==> flow/design.v <==
localparam  [31: 0] NOP        = 32'h0000_0013;      
localparam  [ 6: 0] LUI     = 7'b0110111,         
                    JAL     = 7'b1101111,         
                    JALR    = 7'b1100111,         
                    BRANCH  = 7'b1100011,         
                    LOAD    = 7'b0000011,         
                    STORE   = 7'b0100011,         
                    ARITHI  = 7'b0010011,         
                    ARITHR  = 7'b0110011;         
localparam  [ 2: 0] BEQ     = 3'b000,
                    BNE     = 3'b001,
                    BLT     = 3'b100,
                    BGE     = 3'b101,
                    BLTU    = 3'b110,
                    BGEU    = 3'b111;
localparam  [ 2: 0] LB      = 3'b000,
                    LH      = 3'b001,
                    LW      = 3'b010,
                    LBU     = 3'b100,
                    LHU     = 3'b101;
localparam  [ 2: 0] SB      = 3'b000,
                    SH      = 3'b001,
                    SW      = 3'b010;
localparam  [ 2: 0] ADD     = 3'b000,     
                    SLL     = 3'b001,
                    SLT     = 3'b010,
                    SLTU    = 3'b011,
                    XOR     = 3'b100,
                    SR      = 3'b101,     
                    OR      = 3'b110,
                    AND     = 3'b111;
`timescale 1ns/1ps
module execute
#(
	parameter [31:0] RESET = 32'h0000_0000
)
(
	input clk,
	input reset,
	input  [31:0] reg_rdata1,
	input  [31:0] reg_rdata2,
	input  [31:0] execute_imm,
	input  [31:0] pc,
	input  [31:0] fetch_pc,
	input     	immediate_sel,
	input     	mem_write,
	input     	jal,
	input     	jalr,
	input     	lui,
	input     	alu,
	input     	branch,
	input     	arithsubtype,
	input     	mem_to_reg,
	input     	stall_read,
	input  [4:0]  dest_reg_sel,
	input  [2:0]  alu_op,
	input  [1:0]  dmem_raddr,
	input     	wb_branch_i,
	input     	wb_branch_nxt_i,
	output [31:0] alu_operand1,
	output [31:0] alu_operand2,
	output [31:0] write_address,
	output    	branch_stall,
	output reg [31:0] next_pc,
	output reg    	branch_taken,
	output [31:0] wb_result,
	output    	wb_mem_write,
	output    	wb_alu_to_reg,
	output [4:0]  wb_dest_reg_sel,
	output    	wb_branch,
	output    	wb_branch_nxt,
	output    	wb_mem_to_reg,
	output [1:0]  wb_read_address,
	output [2:0]  mem_alu_operation
);
localparam  [31: 0] NOP        = 32'h0000_0013;      
localparam  [ 6: 0] LUI     = 7'b0110111,         
                    JAL     = 7'b1101111,         
                    JALR    = 7'b1100111,         
                    BRANCH  = 7'b1100011,         
                    LOAD    = 7'b0000011,         
                    STORE   = 7'b0100011,         
                    ARITHI  = 7'b0010011,         
                    ARITHR  = 7'b0110011;         
localparam  [ 2: 0] BEQ     = 3'b000,
                    BNE     = 3'b001,
                    BLT     = 3'b100,
                    BGE     = 3'b101,
                    BLTU    = 3'b110,
                    BGEU    = 3'b111;
localparam  [ 2: 0] LB      = 3'b000,
                    LH      = 3'b001,
                    LW      = 3'b010,
                    LBU     = 3'b100,
                    LHU     = 3'b101;
localparam  [ 2: 0] SB      = 3'b000,
                    SH      = 3'b001,
                    SW      = 3'b010;
localparam  [ 2: 0] ADD     = 3'b000,     
                    SLL     = 3'b001,
                    SLT     = 3'b010,
                    SLTU    = 3'b011,
                    XOR     = 3'b100,
                    SR      = 3'b101,     
                    OR      = 3'b110,
                    AND     = 3'b111;
reg  [31:0] ex_result;
wire [32:0] ex_result_subs;
wire [32:0] ex_result_subu;
wire [31:0] ex_result_sra = $signed(alu_operand1) >>> alu_operand2[4:0];
assign alu_operand1 = reg_rdata1;
assign alu_operand2 = immediate_sel ? execute_imm : reg_rdata2;  
assign ex_result_subs =
	{alu_operand1[31], alu_operand1} -
	{alu_operand2[31], alu_operand2};
assign ex_result_subu = $unsigned(alu_operand1) - $unsigned(alu_operand2);
assign write_address = alu_operand1 + execute_imm;
assign branch_stall  = wb_branch_nxt_i || wb_branch_i;
always @(*) begin
	next_pc  	= fetch_pc + 4;
	branch_taken = !branch_stall;
	case (1'b1)
    	jal  : next_pc = pc + execute_imm;
    	jalr : next_pc = alu_operand1 + execute_imm;
    	branch: begin
        	case (alu_op)
            	BEQ:  begin
                	next_pc = (ex_result_subs == 0)
                          	? pc + execute_imm
                          	: fetch_pc + 4;
                	if (ex_result_subs != 0)
                    	branch_taken = 1'b0;
            	end
            	BNE:  begin
					next_pc = (ex_result_subs != 0)
                          	? pc + execute_imm
                          	: fetch_pc + 4;
					if (ex_result_subs == 0)
                    	branch_taken = 1'b0;
            	end
            	BLT:  begin
                	next_pc = ex_result_subs[32]
                          	? pc + execute_imm
                          	: fetch_pc + 4;
                	if (!ex_result_subs[32])
                    	branch_taken = 1'b0;
            	end
            	BGE:  begin
                	next_pc = !ex_result_subs[32]
                          	? pc + execute_imm
                          	: fetch_pc + 4;
                	if (ex_result_subs[32])
                    	branch_taken = 1'b0;
            	end
            	BLTU: begin
                	next_pc = ex_result_subu[32]
                          	? pc + execute_imm
                          	: fetch_pc + 4;
                	if (!ex_result_subu[32])
                    	branch_taken = 1'b0;
            	end
            	BGEU: begin
                	next_pc = !ex_result_subu[32]
                          	? pc + execute_imm
                          	: fetch_pc + 4;
                	if (ex_result_subu[32])
                    	branch_taken = 1'b0;
            	end
            	default: next_pc = fetch_pc;  
        	endcase
    	end
    	default: begin     	 
        	next_pc  	= fetch_pc + 4;
        	branch_taken = 1'b0;
    	end
	endcase
end
always @(*) begin
	case (1'b1)
    	mem_write: ex_result = alu_operand2;
    	jal,
    	jalr:  	ex_result = pc + 4;
    	lui:   	ex_result = execute_imm;
    	alu: begin
        	case (alu_op)
            	ADD : ex_result =
                  	arithsubtype
                  	? alu_operand1 - alu_operand2
                  	: alu_operand1 + alu_operand2;
            	SLL : ex_result = alu_operand1 << alu_operand2[4:0];  
            	SLT : ex_result = ex_result_subs[32];
				SLTU: ex_result = ($unsigned(alu_operand1) < $unsigned(alu_operand2)) ? 1 : 0;  
            	XOR : ex_result = alu_operand1 ^ alu_operand2;
            	SR  : ex_result =
                  	arithsubtype
                  	? ex_result_sra
                  	: alu_operand1 >> alu_operand2[4:0];
            	OR  : ex_result = alu_operand1 | alu_operand2;
            	AND : ex_result = alu_operand1 & alu_operand2;
            	default: ex_result = 'hx;
        	endcase
    	end
    	default: ex_result = 'hx;
	endcase
end
ex_mem_wb_reg u_ex_mem_wb (
	.clk        	(clk),
	.reset_n    	(reset),
	.stall_n    	(stall_read),
	.ex_result  	(ex_result),
	.mem_write  	(mem_write && !branch_stall),
	.alu_to_reg 	(alu | lui | jal |
                  	jalr | mem_to_reg),
	.dest_reg_sel   (dest_reg_sel),
	.branch_taken   (branch_taken),
	.mem_to_reg 	(mem_to_reg),
	.read_address   (dmem_raddr),
	.alu_operation  (alu_op),
	.ex_mem_result    	(wb_result),
	.ex_mem_mem_write 	(wb_mem_write),
	.ex_mem_alu_to_reg	(wb_alu_to_reg),
	.ex_mem_dest_reg_sel  (wb_dest_reg_sel),
	.ex_mem_branch    	(wb_branch),
	.ex_mem_branch_nxt	(wb_branch_nxt),
	.ex_mem_mem_to_reg	(wb_mem_to_reg),
	.ex_mem_read_address  (wb_read_address),
	.ex_mem_alu_operation (mem_alu_operation)
);
endmodule
module ex_mem_wb_reg (
	input     	clk,
	input     	reset_n,
	input     	stall_n,
	input  [31:0] ex_result,
	input     	mem_write,
	input     	alu_to_reg,
	input  [4:0]  dest_reg_sel,
	input     	branch_taken,
	input     	mem_to_reg,
	input  [1:0]  read_address,
	input  [2:0]  alu_operation,
	output reg [31:0] ex_mem_result,
	output reg    	ex_mem_mem_write,
	output reg    	ex_mem_alu_to_reg,
	output reg [4:0]  ex_mem_dest_reg_sel,
	output reg    	ex_mem_branch,
	output reg    	ex_mem_branch_nxt,
	output reg    	ex_mem_mem_to_reg,
	output reg [1:0]  ex_mem_read_address,
	output reg [2:0]  ex_mem_alu_operation
);
always @(posedge clk or negedge reset_n) begin
	if (!reset_n) begin
    	ex_mem_result     	<= 32'h0;
    	ex_mem_mem_write  	<= 1'b0;
    	ex_mem_alu_to_reg 	<= 1'b0;
    	ex_mem_dest_reg_sel   <= 5'h0;
    	ex_mem_branch     	<= 1'b0;
    	ex_mem_branch_nxt 	<= 1'b0;
    	ex_mem_mem_to_reg 	<= 1'b0;
    	ex_mem_read_address   <= 2'h0;
    	ex_mem_alu_operation  <= 3'h0;
	end
	else if (!stall_n) begin
    	ex_mem_result     	<= ex_result;
    	ex_mem_mem_write  	<= mem_write;
    	ex_mem_alu_to_reg 	<= alu_to_reg;
    	ex_mem_dest_reg_sel   <= dest_reg_sel;
    	ex_mem_branch     	<= branch_taken;
    	ex_mem_branch_nxt 	<= ex_mem_branch;   
    	ex_mem_mem_to_reg 	<= mem_to_reg;
    	ex_mem_read_address   <= read_address;
    	ex_mem_alu_operation  <= alu_operation;
	end
end
endmodule
---- Tool chain data of execute ----
What the tools print for execute, step after step.
Lines are those of the file above, counted from 1.
Operators: Yosys type, input widths -> output width; for muxes data width and select width s.
Library cell names are shortened.
The mark n/a stands for no value.
inputs
  top module .............................. execute
  clock ................................... clk
  standard-cell library ................... sky130hd
  timing corner ........................... tt_025C_1v80

---- Word level ----
Source: Yosys, flattened and elaborated, memories not mapped. Widths are those after wreduce. Registers that Yosys merges into a memory's read port (data or address) are not register bits. Print and check cells do not count.
operators by class
  shift operators ......................... 3
  bitwise operators ....................... 7
  add/sub/neg operators ................... 8
  mux-type cells .......................... 29
  reduce/logical cells .................... 7
  equal/unequal tests ..................... 7
  $lt $le $gt $ge ......................... 1
operators by type and width
  operator               count
  $mux 32                16
  $pmux 32 s8            1
  $pmux 32 s6            1
  $add 32x32->32         3
  $sub 32x32->33         2
  $add 32x3->32 const B  2
  $logic_not 33->1       1
  $reduce_bool 33->1     1
  $sub 32x32->32         1
  $lt 32x32->1           1
  $and 32x32->32         1
  $or 32x32->32          1
  $xor 32x32->32         1
  $shl 32x5->32          1
  $shr 32x5->32          1
  $sshr 32x5->32         1
  $eq 3x3->1 const B     4
  $mux 1                 10
  $eq 3x2->1 const B     2
  $pmux 1 s6             1
  $or 1x1->1             4
  $eq 3x1->1 const B     1
  $logic_not 3->1        1
  $reduce_or 2->1        1
  $logic_and 1x1->1      1
  $logic_or 1x1->1       1
  $logic_not 1->1        1
word-level totals
  bits in registers ....................... 47
  word-level cells ........................ 71
  output and inout bits ................... 177

---- Depth ----
Longest topological path by Yosys (ltp), each cell counted once; first at word level (registers and memories cut), then after technology mapping (sequential cells cut; the memories' decode and read muxes count).
logic depth
  word-level depth ........................ 8
  ABC_AREA ................................ 0
  gate-level depth with buffers ........... 23

---- After synthesis ----
Source: synth_stat.txt of the flow (Yosys; design flattened, memories mapped). It holds for the ABC_AREA given above (unset counts as 0); a run with the other value may have another netlist.
mapped netlist
  cell area after synthesis ............... 17,982.2 um^2
  area of sequential cells ................ 1,176.1 um^2
  cell count .............................. 2,640
  buffer cells ............................ 196
  flip-flop cells ......................... 47
cells by type
  type      count
  ha_1      161
  a21oi_1   292
  dfrtp_1   47
  o21ai_0   215
  nor2_1    271
  mux2i_1   90
  nand2_1   230
  xnor2_1   93
  mux4_2    25
  o211ai_1  70
  clkbuf_1  123
  inv_1     123
  a21o_1    57
  xor2_1    42
  nand3_1   69
  a211oi_1  36
  mux2_2    24
  buf_4     32
Not listed: further types 85, cells in them 640.
The figures by module come from a second, unflattened synthesis with its own total; it is not the netlist above.
second synthesis, totals
  cell total of the unflattened synthesis .. 2,600
  area total of the unflattened synthesis .. 17,952.2 um^2
Rows give one instance, submodules left out.
modules
  module         times used  cells  area (um^2)
  execute        1           2,501  16,084.2
  ex_mem_wb_reg  1           99     1,868.0

---- Timing after synthesis ----
Source: OpenSTA report_checks on the synthesized netlist (no wires, ideal clock, input and output delay 20% of the period each), path of least setup slack; recovery checks are left aside. Register names are those of the netlist, which keeps one name where synthesis merged equal registers.
timing after synthesis
  path kind ............................... input-to-output
  start point ............................. input port immediate_sel
  end point ............................... output port next_pc[7]
  period .................................. 12,000 ps
  setup slack ............................. 1,879 ps
  path buffers ............................ 6
  time at the first pin ................... 2,400 ps
  stages .................................. 22
  arrival time ............................ 7,721 ps
  external output delay ................... 2,400 ps
  delay of the path ....................... 5,321 ps
  input delay ............................. 2,400 ps
  period reached after synthesis .......... 10,121 ps
"delay of the path" is the arrival time less input delay plus setup time.
A path that ends at an output port has no setup time.
"stages": output pins that drive a net of the path, with the launching flip-flop's if there is one; two outputs of one cell count as two.
"period reached after synthesis" is the clock period less the worst setup slack; recovery checks do not enter. This is arithmetic on one report: input and output delays are still those of the set period (20% each).
The rows between start and end are the longest chain of elaborated cells between them; the timing report does not say that the signal goes this way. Where chains are equally long, one stands for them.
Each line given opens the expression or statement behind the cell; cells for indexed reads and writes are added by Yosys, which also makes memories of some case tables.
on the way, after synthesis
  cell sequence ........................... buf_2 mux2i_1 inv_1 clkbuf_1 clkbuf_1 clkbuf_1 buf_1 ha_1 fa_1 o21bai_2 a211oi_4 o21ai_4 a2111oi_4 nor3_1 a311o_1 nor4_1 and4b_1 mux2_2 o21ai_2 buf_2 a21oi_1 o311ai_1
  cells in the longest elaborated chain ... 8
ends and longest elaborated chain, after synthesis
  element             line  source
  start, declared     45    input immediate_sel,
  $mux 32             112   assign alu_operand2 = immediate_sel ? execute_imm : reg_rdata2;
  $sub 32x32->33      114   {alu_operand1[31], alu_operand1} -
  $reduce_bool 33->1  135   next_pc = (ex_result_subs != 0)
  $mux 32             135
  $pmux 32 s6         126   case (alu_op)
  $mux 32 x3          122   case (1'b1)
  end, declared       64    output reg [31:0] next_pc,
Some nets on the timed path still bear RTL names; the line given drives or declares the net.
nets with RTL names, path after synthesis
  net              line
  alu_operand2[0]  112

---- Worst path after layout ----
From the final timing report of flow run 1: the path of least setup slack in the routed layout; clock arrival at registers is part of the times.
The report prints the path's times to 10 ps; the period is as set.
timing post-layout
  path kind ............................... input-to-output
  start point ............................. input port immediate_sel
  end point ............................... output port next_pc[23]
  stages .................................. 21
  setup slack ............................. 3,580 ps
  external output delay ................... 3,700 ps
  path buffers ............................ 4
  time at the first pin ................... 3,700 ps
  input delay ............................. 3,700 ps
  arrival time ............................ 11,220 ps
  period .................................. 18,500 ps
The rows between start and end are the longest chain of elaborated cells between them; the timing report does not say that the signal goes this way. Where chains are equally long, one stands for them.
on the way, post-layout
  cell sequence ........................... buf_2 buf_4 mux2i_4 buf_4 inv_2 ha_1 fa_1 o21bai_2 a211oi_4 o211ai_1 a211o_1 nor4bb_1 nand4_1 nor4_1 and4b_1 mux2i_1 nand2_1 a21oi_1 a21oi_1 o21ai_0 clkdlybuf4s50_1
  cells in the longest elaborated chain ... 8
ends and longest elaborated chain, post-layout
  element             line  source
  start, declared     45    input immediate_sel,
  $mux 32             112   assign alu_operand2 = immediate_sel ? execute_imm : reg_rdata2;
  $sub 32x32->33      114   {alu_operand1[31], alu_operand1} -
  $reduce_bool 33->1  135   next_pc = (ex_result_subs != 0)
  $mux 32             135
  $pmux 32 s6         126   case (alu_op)
  $mux 32 x3          122   case (1'b1)
  end, declared       64    output reg [31:0] next_pc,

Ticket comment

Top module execute; platform sky130hd; tools Yosys and OpenROAD; 3 stored runs in no particular order. Input and output delays are each 20% of the period that was set; the output load is 0.01 pF.
"clock period reached": clock period set for the run, less the worst setup slack. It is reckoned from that one timing run; input and output delays stay at 20% of the period that was set.
"total power of the final layout": no workload was simulated; the value follows from the tool's default switching activity.

======== flow run 1 ========
==> flow/run.sh <==
#!/bin/bash
# the make line also repeats the synthesis and layout settings of config.mk as NAME=value (left out here)
make -C /OpenROAD-flow-scripts/flow DESIGN_CONFIG=/design/flow/config.mk WORK_HOME=/design/flow/orfs CLKGATE_MAP_FILE= finish
==> flow/config.mk <==
export PLATFORM = sky130hd
export DESIGN_NAME = execute
export DESIGN_NICKNAME = execute
export VERILOG_FILES = /design/flow/design.v
export SDC_FILE = /design/flow/constraint.sdc
export NUM_CORES = 4
export LEC_CHECK = 0
export CAP_MARGIN = 20
export CORE_MARGIN = 2
export CORE_UTILIZATION = 21
export CTS_CLUSTER_SIZE = 93
export GPL_ROUTABILITY_DRIVEN = 0
export GPL_TIMING_DRIVEN = 1
export MIN_ROUTING_LAYER = met2
export PLACE_DENSITY_LB_ADDON = 0.04
export SETUP_SLACK_MARGIN = 2.02
export SLEW_MARGIN = 40
==> flow/constraint.sdc <==
create_clock -name core_clock -period 18.5 [get_ports {clk}]
set_input_delay 3.7000 -clock core_clock [delete_from_list [all_inputs] [get_ports {clk}]]
set_output_delay 3.7000 -clock core_clock [all_outputs]
set_load 0.01 [all_outputs]

-------- measured, flow run 1 --------
  standard-cell area after routing ........ 23,129.7 um^2
  overall die area ........................ 87,986.4 um^2
  area of the synthesized netlist ......... 17,982.2 um^2
  total power of the final layout ......... 1,249 uW
  worst setup slack after layout .......... 3,580 ps
  clock period reached .................... 14,920 ps

======== flow run 2 ========
==> flow/run.sh <==
#!/bin/bash
# the make line also repeats the synthesis and layout settings of config.mk as NAME=value (left out here)
make -C /OpenROAD-flow-scripts/flow DESIGN_CONFIG=/design/flow/config.mk WORK_HOME=/design/flow/orfs CLKGATE_MAP_FILE= finish
==> flow/config.mk <==
export PLATFORM = sky130hd
export DESIGN_NAME = execute
export DESIGN_NICKNAME = execute
export VERILOG_FILES = /design/flow/design.v
export SDC_FILE = /design/flow/constraint.sdc
export NUM_CORES = 4
export LEC_CHECK = 0
export CAP_MARGIN = 10
export CELL_PAD_IN_SITES_DETAIL_PLACEMENT = 1
export CELL_PAD_IN_SITES_GLOBAL_PLACEMENT = 1
export CORE_ASPECT_RATIO = 1.8
export CORE_MARGIN = 7
export CORE_UTILIZATION = 40
export GPL_ROUTABILITY_DRIVEN = 0
export GPL_TIMING_DRIVEN = 0
export HOLD_SLACK_MARGIN = 0.01
export MAX_ROUTING_LAYER = met5
export MIN_ROUTING_LAYER = met1
export SETUP_SLACK_MARGIN = -0.72
export SLEW_MARGIN = 30
export TNS_END_PERCENT = 70
==> flow/constraint.sdc <==
create_clock -name core_clock -period 7.89 [get_ports {clk}]
set_input_delay 1.5780 -clock core_clock [delete_from_list [all_inputs] [get_ports {clk}]]
set_output_delay 1.5780 -clock core_clock [all_outputs]
set_load 0.01 [all_outputs]

-------- flow run 2 --------
  not finished: routing ended with error GRT-0116

======== flow run 3 ========
==> flow/run.sh <==
#!/bin/bash
# the make line also repeats the synthesis and layout settings of config.mk as NAME=value (left out here)
make -C /OpenROAD-flow-scripts/flow DESIGN_CONFIG=/design/flow/config.mk WORK_HOME=/design/flow/orfs CLKGATE_MAP_FILE= finish
==> flow/config.mk <==
export PLATFORM = sky130hd
export DESIGN_NAME = execute
export DESIGN_NICKNAME = execute
export VERILOG_FILES = /design/flow/design.v
export SDC_FILE = /design/flow/constraint.sdc
export NUM_CORES = 4
export LEC_CHECK = 0
export CAP_MARGIN = 20
export CELL_PAD_IN_SITES_DETAIL_PLACEMENT = 2
export CELL_PAD_IN_SITES_GLOBAL_PLACEMENT = 2
export CORE_MARGIN = 2
export CORE_UTILIZATION = 41
export CTS_CLUSTER_DIAMETER = 137
export GPL_ROUTABILITY_DRIVEN = 0
export GPL_TIMING_DRIVEN = 0
export PLACE_DENSITY = 0.64
export SETUP_SLACK_MARGIN = 2.4
export SLEW_MARGIN = 20
export TNS_END_PERCENT = 70
==> flow/constraint.sdc <==
create_clock -name core_clock -period 10.4 [get_ports {clk}]
set_input_delay 2.0800 -clock core_clock [delete_from_list [all_inputs] [get_ports {clk}]]
set_output_delay 2.0800 -clock core_clock [all_outputs]
set_load 0.01 [all_outputs]

-------- flow run 3 --------
  not finished: placement ended with error DPL-0033
